==> flow/design.v <==
`timescale 1ns/1ns
module Controller(input clk, rst, start, compare, flag, output InitYin, InitW1, InitW2, InitB, InitFlag, InitAlpha, LdX1, LdX2, LdT, Select2, LdYin, LdFlag, LdAlphaT, LdW1, LdW2, LdB,ReadEn,Ready, output [1:0] Select1, Sel1, Sel2);
	reg initYin, initW1, initW2, initB, initFlag, initAlpha, ldX1, ldX2, ldT, select2, ldYin, ldFlag, ldAlphaT, ldW1, ldW2, ldB;
	reg [1:0] select1, sel1, sel2;
	reg [3:0] ns, ps;
	reg ldCnt, cntDown;
	reg readEn, ready;
	wire co;
	reg [7:0] Cout;
	always@(ps, start, co, compare, flag)begin
		ns = 4'b0;
		case(ps)
			4'b0000: begin
				ns = (start)? 4'b0001 : 4'b0000;
			  end
			4'b0001: begin
				ns = 4'b0010;
				end
			4'b0010: begin
				ns = 4'b0011;
				end
			4'b0011: begin
				ns = 4'b0100;
				end
			4'b0100: begin
				ns = 4'b0101;
				end
			4'b0101: begin
				ns = compare ? 4'b0110 : 4'b1010;
				end
			4'b0110: begin
				ns = 4'b0111;
				end
			4'b0111: begin
				ns = 4'b1000;
				end
			4'b1000: begin
				ns = 4'b1001;
				end
			4'b1001: begin
				ns = 4'b1010;
				end
			4'b1010: begin
				ns = (co == 0) ? 4'b0010 : 
				     (flag == 1) ? 4'b1011 : 
				     (flag == 0) ? 4'b0000 : 4'b1010;
				end
			4'b1011: begin
			  ns = 4'b0010;
			  end
			default: ns = 4'b0000;
		endcase
	end
	always@(ps)begin
		{initYin, initW1, initW2, initB, initFlag, ldCnt, initAlpha, ldX1, ldX2, ldT, cntDown, select2, ldYin, ldFlag, ldAlphaT, ldW1, ldW2, ldB} = 18'b0;
		readEn = 1'b0;
		ready = 1'b0;
		select1 = 2'b0;
		sel1 = 2'b0;
		sel2 = 2'b0;
		case(ps)
			4'b0000: begin
				ready = 1;
			  end
			4'b0001: begin
				initW1 = 1;
				initW2 = 1;
				initB = 1;
				initYin = 1;
				ldCnt = 1;
				initAlpha = 1;
				end
			4'b0010: begin
				ldX1 = 1;
				ldX2 = 1;
				ldT = 1;
				cntDown = 1;
				readEn = 1;
				end
			4'b0011: begin
				sel1 = 2'b00;
				sel2 = 2'b01;
				select1 = 2'b01;
				select2 = 1;
				ldYin = 1;
				end
			4'b0100: begin
				sel1 = 2'b01;
				sel2 = 2'b10;
				select1 = 2'b00;
				select2 = 1;
				ldYin = 1;
				end
			4'b0101: begin
				end
			4'b0110: begin
				sel1 = 2'b10;
				sel2 = 2'b0;
				ldAlphaT = 1;
				ldFlag = 1;
				end
			4'b0111: begin
				sel1 = 2'b11;
				sel2 = 2'b01;
				select2 = 1;
				select1 = 2'b10;
				ldW1 = 1;
				end
			4'b1000: begin
				sel1 = 2'b11;
				sel2 = 2'b10;
				select2 = 1;
				select1 = 2'b11;
				ldW2 = 1;
				end
			4'b1001: begin
				select2 = 0;
				select1 = 2'b01;
				ldB = 1;
				end
			4'b1010: begin
				end
			4'b1011: begin
			  ldCnt = 1;
			  initFlag = 1;
			  end
		endcase
	end
	always@(posedge clk,posedge rst)begin
		if(rst) ps <= 4'b0000;
		else ps <= ns;
	end
	always@(posedge clk, posedge rst)begin
	  if(rst)
	    Cout = 8'b11001000;
	  else begin
	    if(ldCnt) Cout <= 8'b11001000;
	    else if(cntDown) Cout <= Cout - 1;
	  end
  end
  assign co = ~|{Cout};
  assign InitYin = initYin;
  assign InitW1 = initW1;
  assign InitW2 = initW2;
  assign InitB = initB;
  assign InitFlag = initFlag;
  assign LdCnt = ldCnt;
  assign InitAlpha = initAlpha;
  assign LdX1 = ldX1;
  assign LdX2 = ldX2;
  assign LdT = ldT;
  assign CntDown = cntDown;
  assign Select1 = select1;
  assign Select2 = select2;
  assign LdYin = ldYin;
  assign LdFlag = ldFlag;
  assign LdAlphaT = ldAlphaT;
  assign LdW1 = ldW1;
  assign LdW2 = ldW2;
  assign LdB = ldB;
  assign Sel1 = sel1;
  assign Sel2 = sel2;
  assign ReadEn = readEn;
  assign Ready = ready;
endmodule
`timescale 1ns/1ns
module FlagReg(input clk,rst,loadData,initVal, output out);
  reg outData;
  assign out = outData;
  always@(posedge clk, posedge rst)begin
    if(rst) outData <= 1'b0;
    else
    begin
      if(initVal) outData <= 1'b0;
      else
    begin
    if (loadData) outData <= 1'b1;
    else outData <= outData;
    end
  end
  end
endmodule
`timescale 1ns/1ns
module Reg2bit(input clk,rst,loadData,initVal, input [1:0] inData, output[1:0] out);
  reg [1:0] outData;
  assign out = outData;
  always@(posedge clk, posedge rst)begin
    if(rst) outData <= 2'b0;
    else
    begin
      if(initVal) outData <= 2'b0;
      else
    begin
    if (loadData) outData <= inData;
    else outData <= outData;
    end
  end
  end
endmodule
`timescale 1ns/1ns
module Reg3bit(input clk,rst,loadData,initVal, input [2:0] inData, output[2:0] out);
  reg [2:0] outData;
  assign out = outData;
  always@(posedge clk, posedge rst)begin
    if(rst) outData <= 3'b0;
    else
    begin
      if(initVal) outData <= 3'b0;
      else
    begin
    if (loadData) outData <= inData;
    else outData <= outData;
    end
  end
  end
endmodule
`timescale 1ns/1ns
module Reg7bit(input clk,rst,loadData,initVal, input [6:0] inData, output[6:0] out);
  reg [6:0] outData;
  assign out = outData;
  always@(posedge clk, posedge rst)begin
    if(rst) outData <= 7'b0;
    else
    begin
      if(initVal) outData <= 7'b0;
      else
    begin
    if (loadData) outData <= inData;
    else outData <= outData;
    end
  end
  end
endmodule
`timescale 1ns/1ns
module Reg14bit(input clk,rst,loadData,initVal, input [13:0] inData, output[13:0] out);
  reg [13:0] outData;
  assign out = outData;
  always@(posedge clk, posedge rst)begin
    if(rst) outData <= 14'b0;
    else
    begin
      if(initVal) outData <= 14'b0;
      else
    begin
    if (loadData) outData <= inData;
    else outData <= outData;
    end
  end
  end
endmodule
`timescale 1ns/1ns
module Mux2to1(input select, input [13:0]in1,in2, output [13:0]MuxOut);
  assign MuxOut = ~select ? in1 : in2;
endmodule
`timescale 1ns/1ns
module Mux4to1(input [1:0]select, input [13:0]in1,in2,in3,in4, output [13:0]MuxOut);
  assign MuxOut = select==2'b00 ? in1 :
          select==2'b01 ? in2 :
          select==2'b10 ? in3 :
          select==2'b11 ? in4 : 14'bz;
endmodule
`timescale 1ns/1ns
module adder( input [13:0] op1, op2, output [13:0] result );
  assign result = op1 + op2;
endmodule
`timescale 1ns/1ns
module multiplier( input [13:0] op1, op2, output [13:0] result );
  wire [27:0] w;
  wire signed [13:0] operand1,operand2;
  assign operand1 = op1;
  assign operand2 = op2;
  assign w = operand1 * operand2;
  assign result = w[21:8];
endmodule
`timescale 1ns/1ns
module DataPath(input clk,rst, input [6:0] x1Data,x2Data, input [1:0] tData, input InitYin, InitW1, InitW2, InitB, InitFlag, InitAlpha, LdX1, LdX2, LdT, Select2, LdYin, LdFlag, LdAlphaT, LdW1, LdW2, LdB, input [1:0]  Select1, Sel1, Sel2, output compare, flag, output[1:0] signYin, output[13:0] w1,w2,b,Yin);
  wire [6:0] x1,x2;
  wire [1:0] t;
  wire [2:0] alpha,alphaT;
  wire [13:0] AddOut,MultOut,MultOp1,MultOp2,AddOp1,AddOp2;
  wire [13:0] castedT,castedAlphaT,castedAlpha,castedX1,castedX2;
  assign castedT = t[1] ? {4'b1111, t, 8'b0}: {4'b0, t, 8'b0};
  assign castedAlphaT = alphaT[2] ? {5'b11111, alphaT, 6'b0}: {5'b0, alphaT, 6'b0};
  assign castedAlpha = alpha[2] ? {5'b11111, alpha, 6'b0}: {5'b0, alpha, 6'b0};
  assign castedX1 = x1[6] ? {3'b111, x1, 4'b0}: {3'b0, x1, 4'b0};
  assign castedX2 = x2[6] ? {3'b111, x2, 4'b0}: {3'b0, x2, 4'b0};
  FlagReg FLAG(clk,rst,LdFlag,InitFlag, flag);
  Reg2bit T(clk,rst,LdT,1'b0,tData,t);
  Reg3bit ALPHA(clk,rst,InitAlpha,1'b0,3'b011, alpha);
  Reg3bit ALPHAT(clk,rst,LdAlphaT,1'b0,MultOut[8:6], alphaT);
  Reg7bit X1(clk,rst,LdX1,1'b0,x1Data, x1);
  Reg7bit X2(clk,rst,LdX2,1'b0,x2Data, x2);
  Reg14bit W1(clk,rst,LdW1,InitW1,AddOut, w1);
  Reg14bit W2(clk,rst,LdW2,InitW2,AddOut, w2);
  Reg14bit B (clk,rst,LdB,InitB,AddOut, b);
  Reg14bit YIN (clk,rst,LdYin,InitYin,AddOut, Yin);
  Mux4to1 MULTOP1(Sel1,w1,w2,castedT,castedAlphaT, MultOp1);
  Mux4to1 MULTOP2(Sel2,castedAlpha,castedX1,castedX2,14'b0, MultOp2);
  Mux4to1 ADDOP1(Select1,Yin,b,w1,w2, AddOp1);
  Mux2to1 ADDOP2(Select2,castedAlphaT,MultOut, AddOp2);
  multiplier MULTIPLIER(MultOp1,MultOp2, MultOut);
  adder ADDER(AddOp1,AddOp2, AddOut);
  assign compare = (Yin == 14'b0) ? 1 : (Yin[13] ^ t[1]);
  assign signYin = Yin[13] ? 2'b11 : 2'b01;  
endmodule
`timescale 1ns/1ns
module LearningMachine(input clk,rst, start, input [6:0] x1Data,x2Data, input [1:0] tData, output[1:0] signYin, output[13:0] w1,w2,b,Yin,output ReadEn, Ready);
  wire [1:0]Select1, Sel1, Sel2;
  wire  flag, InitYin, InitW1, InitW2, InitB, InitFlag, InitAlpha, LdX1, LdX2, LdT, Select2, LdYin, LdFlag, LdAlphaT, LdW1, LdW2, LdB;
  Controller controller(clk, rst, start, compare, flag, InitYin, InitW1, InitW2, InitB, InitFlag, InitAlpha, LdX1, LdX2, LdT, Select2, LdYin, LdFlag, LdAlphaT, LdW1, LdW2, LdB, ReadEn, Ready, Select1, Sel1, Sel2);
  DataPath datapath(clk,rst, x1Data,x2Data, tData, InitYin, InitW1, InitW2, InitB, InitFlag, InitAlpha, LdX1, LdX2, LdT, Select2, LdYin, LdFlag, LdAlphaT, LdW1, LdW2, LdB, Select1, Sel1, Sel2, compare, flag, signYin, w1,w2,b,Yin);
endmodule
Reports on LearningMachine

What the tools print for LearningMachine, step after step.
Line numbers count from 1 in the design file above.
Cell names lack the library's common part.
The mark n/a stands for no value.

Top: LearningMachine
Clock input: clk
Library: sky130hd
Timing corner: tt_025C_1v80

Elaborated design

Counts by Yosys on the flattened word-level netlist (proc, flatten, opt, wreduce; memories kept). Register bits leave out memories and registers merged into their read ports (data or address). Print and check cells are left out. Cells with the same type and inputs are merged into one.
Memory sizes are those after Yosys's memory passes, which may raise the word count (mostly to a power of two), join words into wider ones and drop unused or constant bits.

Add/sub/neg operators: 2
Multiply operators: 1
Eq/ne operators: 20
Multiplexer cells: 36
Bitwise operators: 1
Reductions and logical operators: 13

Operator list:

| kind                                                           | count |
| 14-bit 2-to-1 mux                                              | 25 |
| 14-bit by 14-bit multiplier with 22-bit output                 | 1 |
| 4-bit case mux with 11-bit select                              | 1 |
| 4-bit by 3-bit equality test with 1-bit output with constant B | 4 |
| 4-bit equality test with constant B                            | 4 |
| 8-bit 2-to-1 mux                                               | 2 |
| 14-bit adder                                                   | 1 |
| 14-bit logical NOT                                             | 1 |
| 2-bit equality test with constant B                            | 6 |
| 2-bit nonzero test                                             | 6 |
| 4-bit 2-to-1 mux                                               | 3 |
| 4-bit by 2-bit equality test with 1-bit output with constant B | 2 |
| 8-bit by 1-bit subtractor with 8-bit output with constant B    | 1 |
| 8-bit OR reduction                                             | 1 |
| 2-bit by 1-bit equality test with 1-bit output with constant B | 3 |
| 2-bit logical NOT                                              | 3 |
| 4-bit by 1-bit equality test with 1-bit output with constant B | 1 |
| 4-bit logical NOT                                              | 1 |
| 1-bit 2-to-1 mux                                               | 4 |
| 2-bit OR reduction                                             | 1 |
| 2-bit 2-to-1 mux                                               | 1 |
| 1-bit bitwise XOR                                              | 1 |

Register bits: 89
Memory bits (read-only): 416
Memories: 1
Bits of input ports: 19
Output and inout port bits: 60
Elaborated cells: 86

Memory list:

| memory          | words | width | rd ports | write ports | line | source |
| (no name shown) | 16    | 26    | 1        | 0           | 61   | `case(ps)` |

Longest topological paths

Yosys ltp: most cells in a row. Word level: on the elaborated netlist, between registers, memories and ports. Mapped: between sequential cells and ports; inverters and the memories' decode and read muxes count.

Depth after elaboration: 10
ABC_AREA: 1
Gate-level depth with buffers: 49
Depth with buffers taken out: 47

Synthesis result

The flow's flattened synthesis, as Yosys stat reports it; memories are mapped. The netlist is that of the ABC_AREA named above (0 if unset); the other value can give another one.

Cell types:

| cell     | count | area in all (um^2) |
| dfrtp_1  | 86    | 2.15E+03 |
| fa_1     | 84    | 1.68E+03 |
| nand2_1  | 288   | 1.08E+03 |
| ha_1     | 76    | 950.912 |
| inv_1    | 210   | 788.256 |
| o21ai_0  | 109   | 545.523 |
| nor2_1   | 75    | 281.52 |
| a21oi_1  | 49    | 245.235 |
| nand3_1  | 41    | 205.197 |
| nand2_2  | 19    | 118.864 |
| xnor2_1  | 10    | 87.584 |
| clkbuf_1 | 23    | 86.333 |
| dfstp_2  | 3     | 78.826 |
| inv_2    | 19    | 71.318 |
| xor2_1   | 7     | 61.309 |
| nand2_4  | 5     | 56.304 |
| nor3_1   | 11    | 55.053 |
| nand3_4  | 3     | 52.55 |

Other cell types: 27; their cells: 73.

Standard cells after synthesis: 1191
Cell area after synthesis: 9162.5 um^2
Sequential part of the area: 2230.9 um^2
Flip-flop cells: 89
Buffer cells: 27

Path before layout

Path of least setup slack by OpenSTA after synthesis, without wires, with an ideal clock, recovery checks aside; 20% of the period is set as input and as output delay. Where synthesis merged equal registers, the netlist keeps one of their names.

Path type: register -> register
Start point: register controller.ps[1]
End point: register datapath.B.outData[13]
Clock period: 12000 ps
Setup time: 121 ps
Launch time at the first pin: 0 ps
Data arrival time: 7474 ps
Required time: 11879 ps
Setup slack: 4405 ps
Delay of the path: 7595 ps
Stages on the path: 45
Path buffers: 1
Synthesis period reached: 7595 ps

"delay of the path" is the arrival time less input delay plus setup time.
"stages on the path": output pins that drive a net of the path, with the launching flip-flop's if there is one; two outputs of one cell count as two.
"synthesis period reached" = period - worst setup slack (recovery checks aside). The figure is calculated, with input and output delays left at 20% of the set period.
Between the ends stands the longest chain of elaborated cells between them, by number of cells; it is not shown to be the way that was timed. Of several equally long chains one is given.
A line is the first line of the expression or statement that the cell stems from. Yosys adds cells for indexed reads and writes and turns some case tables into memories.
A memory read counts as a cell of the chain, while the word-level depth stops at memories.
A register here has more assigning lines than the two given.

Cell sequence: dfrtp_1 -> inv_1 -> ha_1 -> nand3_4 -> nand2_4 -> inv_2 -> nand3_1 -> nand2_1 -> nor2_1 -> clkbuf_1 -> nand2_1 -> fa_1 -> inv_1 -> fa_1 -> inv_1 -> fa_1 -> inv_1 -> fa_1 -> [... 9 more ...] -> a21oi_1 -> o21ai_0 -> xnor2_1 -> a21oi_1 -> ha_1 -> nand2_1 -> nor3_1 -> nand3_1 -> o2111ai_1 -> nand2_1 -> nand2_1 -> a21oi_1 -> xnor2_1 -> inv_1 -> nand3_2 -> nand2_2 -> nand2_1 -> o21ai_2
Cells in the longest elaborated chain: 11
Elaborated cells between the ends (all ways): 31
Source lines of those cells: 10
Classes of those cells: add/sub (1); mul (1); eq/ne (9); mux (15); reduce/logical (4); memory (1)

Ends and longest elaborated chain, post-synthesis:

| what                                           | line | source |
| from (decl)                                    | 5    | `reg [3:0] ns, ps;` |
| from (assign)                                  | 130  | `if(rst) ps <= 4'b0000;` |
| from (assign)                                  | 131  | `else ps <= ns;` |
| memory 16 x 26 bit                             | 61   | `case(ps)` |
| 2-bit equality test                            | 260  | `select==2'b11 ? in4 : 14'bz;` |
| 14-bit 2-to-1 mux                              | 260  |  |
| 14-bit 2-to-1 mux                              | 259  | `select==2'b10 ? in3 :` |
| 14-bit 2-to-1 mux                              | 258  | `select==2'b01 ? in2 :` |
| 14-bit 2-to-1 mux                              | 257  | `assign MuxOut = select==2'b00 ? in1 :` |
| 14-bit by 14-bit multiplier with 22-bit output | 272  | `assign w = operand1 * operand2;` |
| 14-bit 2-to-1 mux                              | 253  | `assign MuxOut = ~select ? in1 : in2;` |
| 14-bit adder                                   | 264  | `assign result = op1 + op2;` |
| 14-bit 2-to-1 mux                              | 245  | `if (loadData) outData <= inData;` |
| 14-bit 2-to-1 mux                              | 242  | `if(initVal) outData <= 14'b0;` |
| to (assign)                                    | 245  |  |
| to (assign)                                    | 246  | `else outData <= outData;` |
| to (decl)                                      | 236  | `reg [13:0] outData;` |

Timing after layout

From the final timing report of flow run 1: the path of least setup slack in the routed layout; clock arrival at registers is part of the times.
The report prints the path's times to 10 ps; the period is as set.

Path type: register -> register
Start point: register controller.ps[1]
End point: register datapath.W2.outData[13]
Clock period: 13000 ps
Setup time: 110 ps
Launch time at the first pin: 350 ps
Data arrival time: 8980 ps
Required time: 13230 ps
Setup slack: 4260 ps
Stages on the path: 43
Path buffers: 0

Between the ends stands the longest chain of elaborated cells between them, by number of cells; it is not shown to be the way that was timed. Of several equally long chains one is given.
A memory read counts as a cell of the chain, while the word-level depth stops at memories.
A register here has more assigning lines than the two given.

Cell sequence: dfrtp_1 -> inv_1 -> ha_1 -> inv_1 -> nand3_2 -> nand2_1 -> o21ai_0 -> o21ai_2 -> nand2_1 -> fa_1 -> inv_1 -> fa_1 -> inv_1 -> fa_1 -> inv_1 -> fa_1 -> fa_1 -> ha_1 -> [... 7 more ...] -> a21oi_1 -> o21ai_0 -> xnor2_1 -> a21oi_1 -> ha_1 -> nand2_1 -> nor3_1 -> nand3_1 -> o2111ai_1 -> nand2_1 -> nand2_1 -> a21oi_1 -> xnor2_1 -> inv_1 -> nand3_2 -> nand2_2 -> nand3_1 -> nand2_1
Cells in the longest elaborated chain: 11
Elaborated cells between the ends (all ways): 31
Source lines of those cells: 10
Classes of those cells: add/sub (1); mul (1); eq/ne (9); mux (15); reduce/logical (4); memory (1)

Ends and longest elaborated chain, after layout:

| what                                           | line | source |
| from (decl)                                    | 5    | `reg [3:0] ns, ps;` |
| from (assign)                                  | 130  | `if(rst) ps <= 4'b0000;` |
| from (assign)                                  | 131  | `else ps <= ns;` |
| memory 16 x 26 bit                             | 61   | `case(ps)` |
| 2-bit equality test                            | 260  | `select==2'b11 ? in4 : 14'bz;` |
| 14-bit 2-to-1 mux                              | 260  |  |
| 14-bit 2-to-1 mux                              | 259  | `select==2'b10 ? in3 :` |
| 14-bit 2-to-1 mux                              | 258  | `select==2'b01 ? in2 :` |
| 14-bit 2-to-1 mux                              | 257  | `assign MuxOut = select==2'b00 ? in1 :` |
| 14-bit by 14-bit multiplier with 22-bit output | 272  | `assign w = operand1 * operand2;` |
| 14-bit 2-to-1 mux                              | 253  | `assign MuxOut = ~select ? in1 : in2;` |
| 14-bit adder                                   | 264  | `assign result = op1 + op2;` |
| 14-bit 2-to-1 mux                              | 245  | `if (loadData) outData <= inData;` |
| 14-bit 2-to-1 mux                              | 242  | `if(initVal) outData <= 14'b0;` |
| to (assign)                                    | 245  |  |
| to (assign)                                    | 246  | `else outData <= outData;` |
| to (decl)                                      | 236  | `reg [13:0] outData;` |

Ticket comment

Measured results for LearningMachine: 4 stored runs of the Yosys and OpenROAD flow on sky130hd. The settings differ; the order carries no meaning. The constraints put input and output delay at 20% of the set period each and load the outputs with 0.01 pF.
"reached clock period" means the clock period less the worst setup slack. The figure is calculated, with input and output delays left at 20% of the set period.
"allowed time less slack (worst setup path)" = time allowed to the worst setup path (clock period - input delay - output delay, where it has them) - its slack; a late launch clock adds to it, a late capture clock takes from it.
"allowed time less slack (worst setup path)" is given in steps of 10 ps.
A setting shown as n/a is not set for that run.
A result given as n/a is not shown for that run.

| setting or result                               | flow run 1           | flow run 2           | flow run 3           | flow run 4 |
| ABC_AREA                                        | 1                    | n/a                  | 1                    | 0          |
| CAP_MARGIN                                      | 0                    | 20                   | 0                    | 35         |
| CELL_PAD_IN_SITES_DETAIL_PLACEMENT              | 2                    | n/a                  | 1                    | n/a        |
| CELL_PAD_IN_SITES_GLOBAL_PLACEMENT              | 2                    | n/a                  | 2                    | n/a        |
| CORE_ASPECT_RATIO                               | 1.47                 | n/a                  | 1.47                 | n/a        |
| CORE_MARGIN                                     | 9                    | 2                    | 5                    | 2          |
| CTS_CLUSTER_SIZE                                | 48                   | n/a                  | 48                   | n/a        |
| GPL_ROUTABILITY_DRIVEN                          | 0                    | n/a                  | 0                    | 0          |
| GPL_TIMING_DRIVEN                               | 1                    | n/a                  | 0                    | n/a        |
| HOLD_SLACK_MARGIN                               | 0.09                 | n/a                  | 0.15                 | n/a        |
| MAX_ROUTING_LAYER                               | met5                 | n/a                  | met5                 | met5       |
| MIN_ROUTING_LAYER                               | met1                 | n/a                  | met2                 | n/a        |
| PLACE_DENSITY_LB_ADDON                          | 0.13                 | n/a                  | 0.18                 | 0.19       |
| SETUP_SLACK_MARGIN                              | 3.6                  | 1.67                 | 3.6                  | n/a        |
| SLEW_MARGIN                                     | 30                   | 20                   | 30                   | 20         |
| period_ns                                       | 13.0                 | 9.33                 | 13.0                 | 6.03       |
| CORE_UTILIZATION                                | 40                   | 40                   | 40                   | 68         |
| setup total negative slack (ps)                 | 0                    | 0                    | 0                    | n/a        |
| reached clock period (ps)                       | 8743                 | 7636                 | 8891                 | n/a        |
| lowest hold slack (ps)                          | 465                  | 478                  | 483                  | n/a        |
| standard-cell area of the final layout (um^2)   | 10542.6              | 11676.2              | 10730.3              | n/a        |
| mapped cell area after synthesis (um^2)         | 9162.5               | 8951.1               | 9162.5               | n/a        |
| die area (um^2)                                 | 28780.2              | 23589.9              | 26089.6              | n/a        |
| worst setup slack after layout (ps)             | 4257                 | 1694                 | 4109                 | n/a        |
| allowed time less slack (worst setup path) (ps) | 8740                 | 7640                 | 8890                 | n/a        |
| worst path kind                                 | register -> register | register -> register | register -> register | n/a        |
| utilization in the final report (%)             | 47.3                 | 53.3                 | 47.2                 | n/a        |

Flow run 4: incomplete, clock tree synthesis halted on DPL-0033
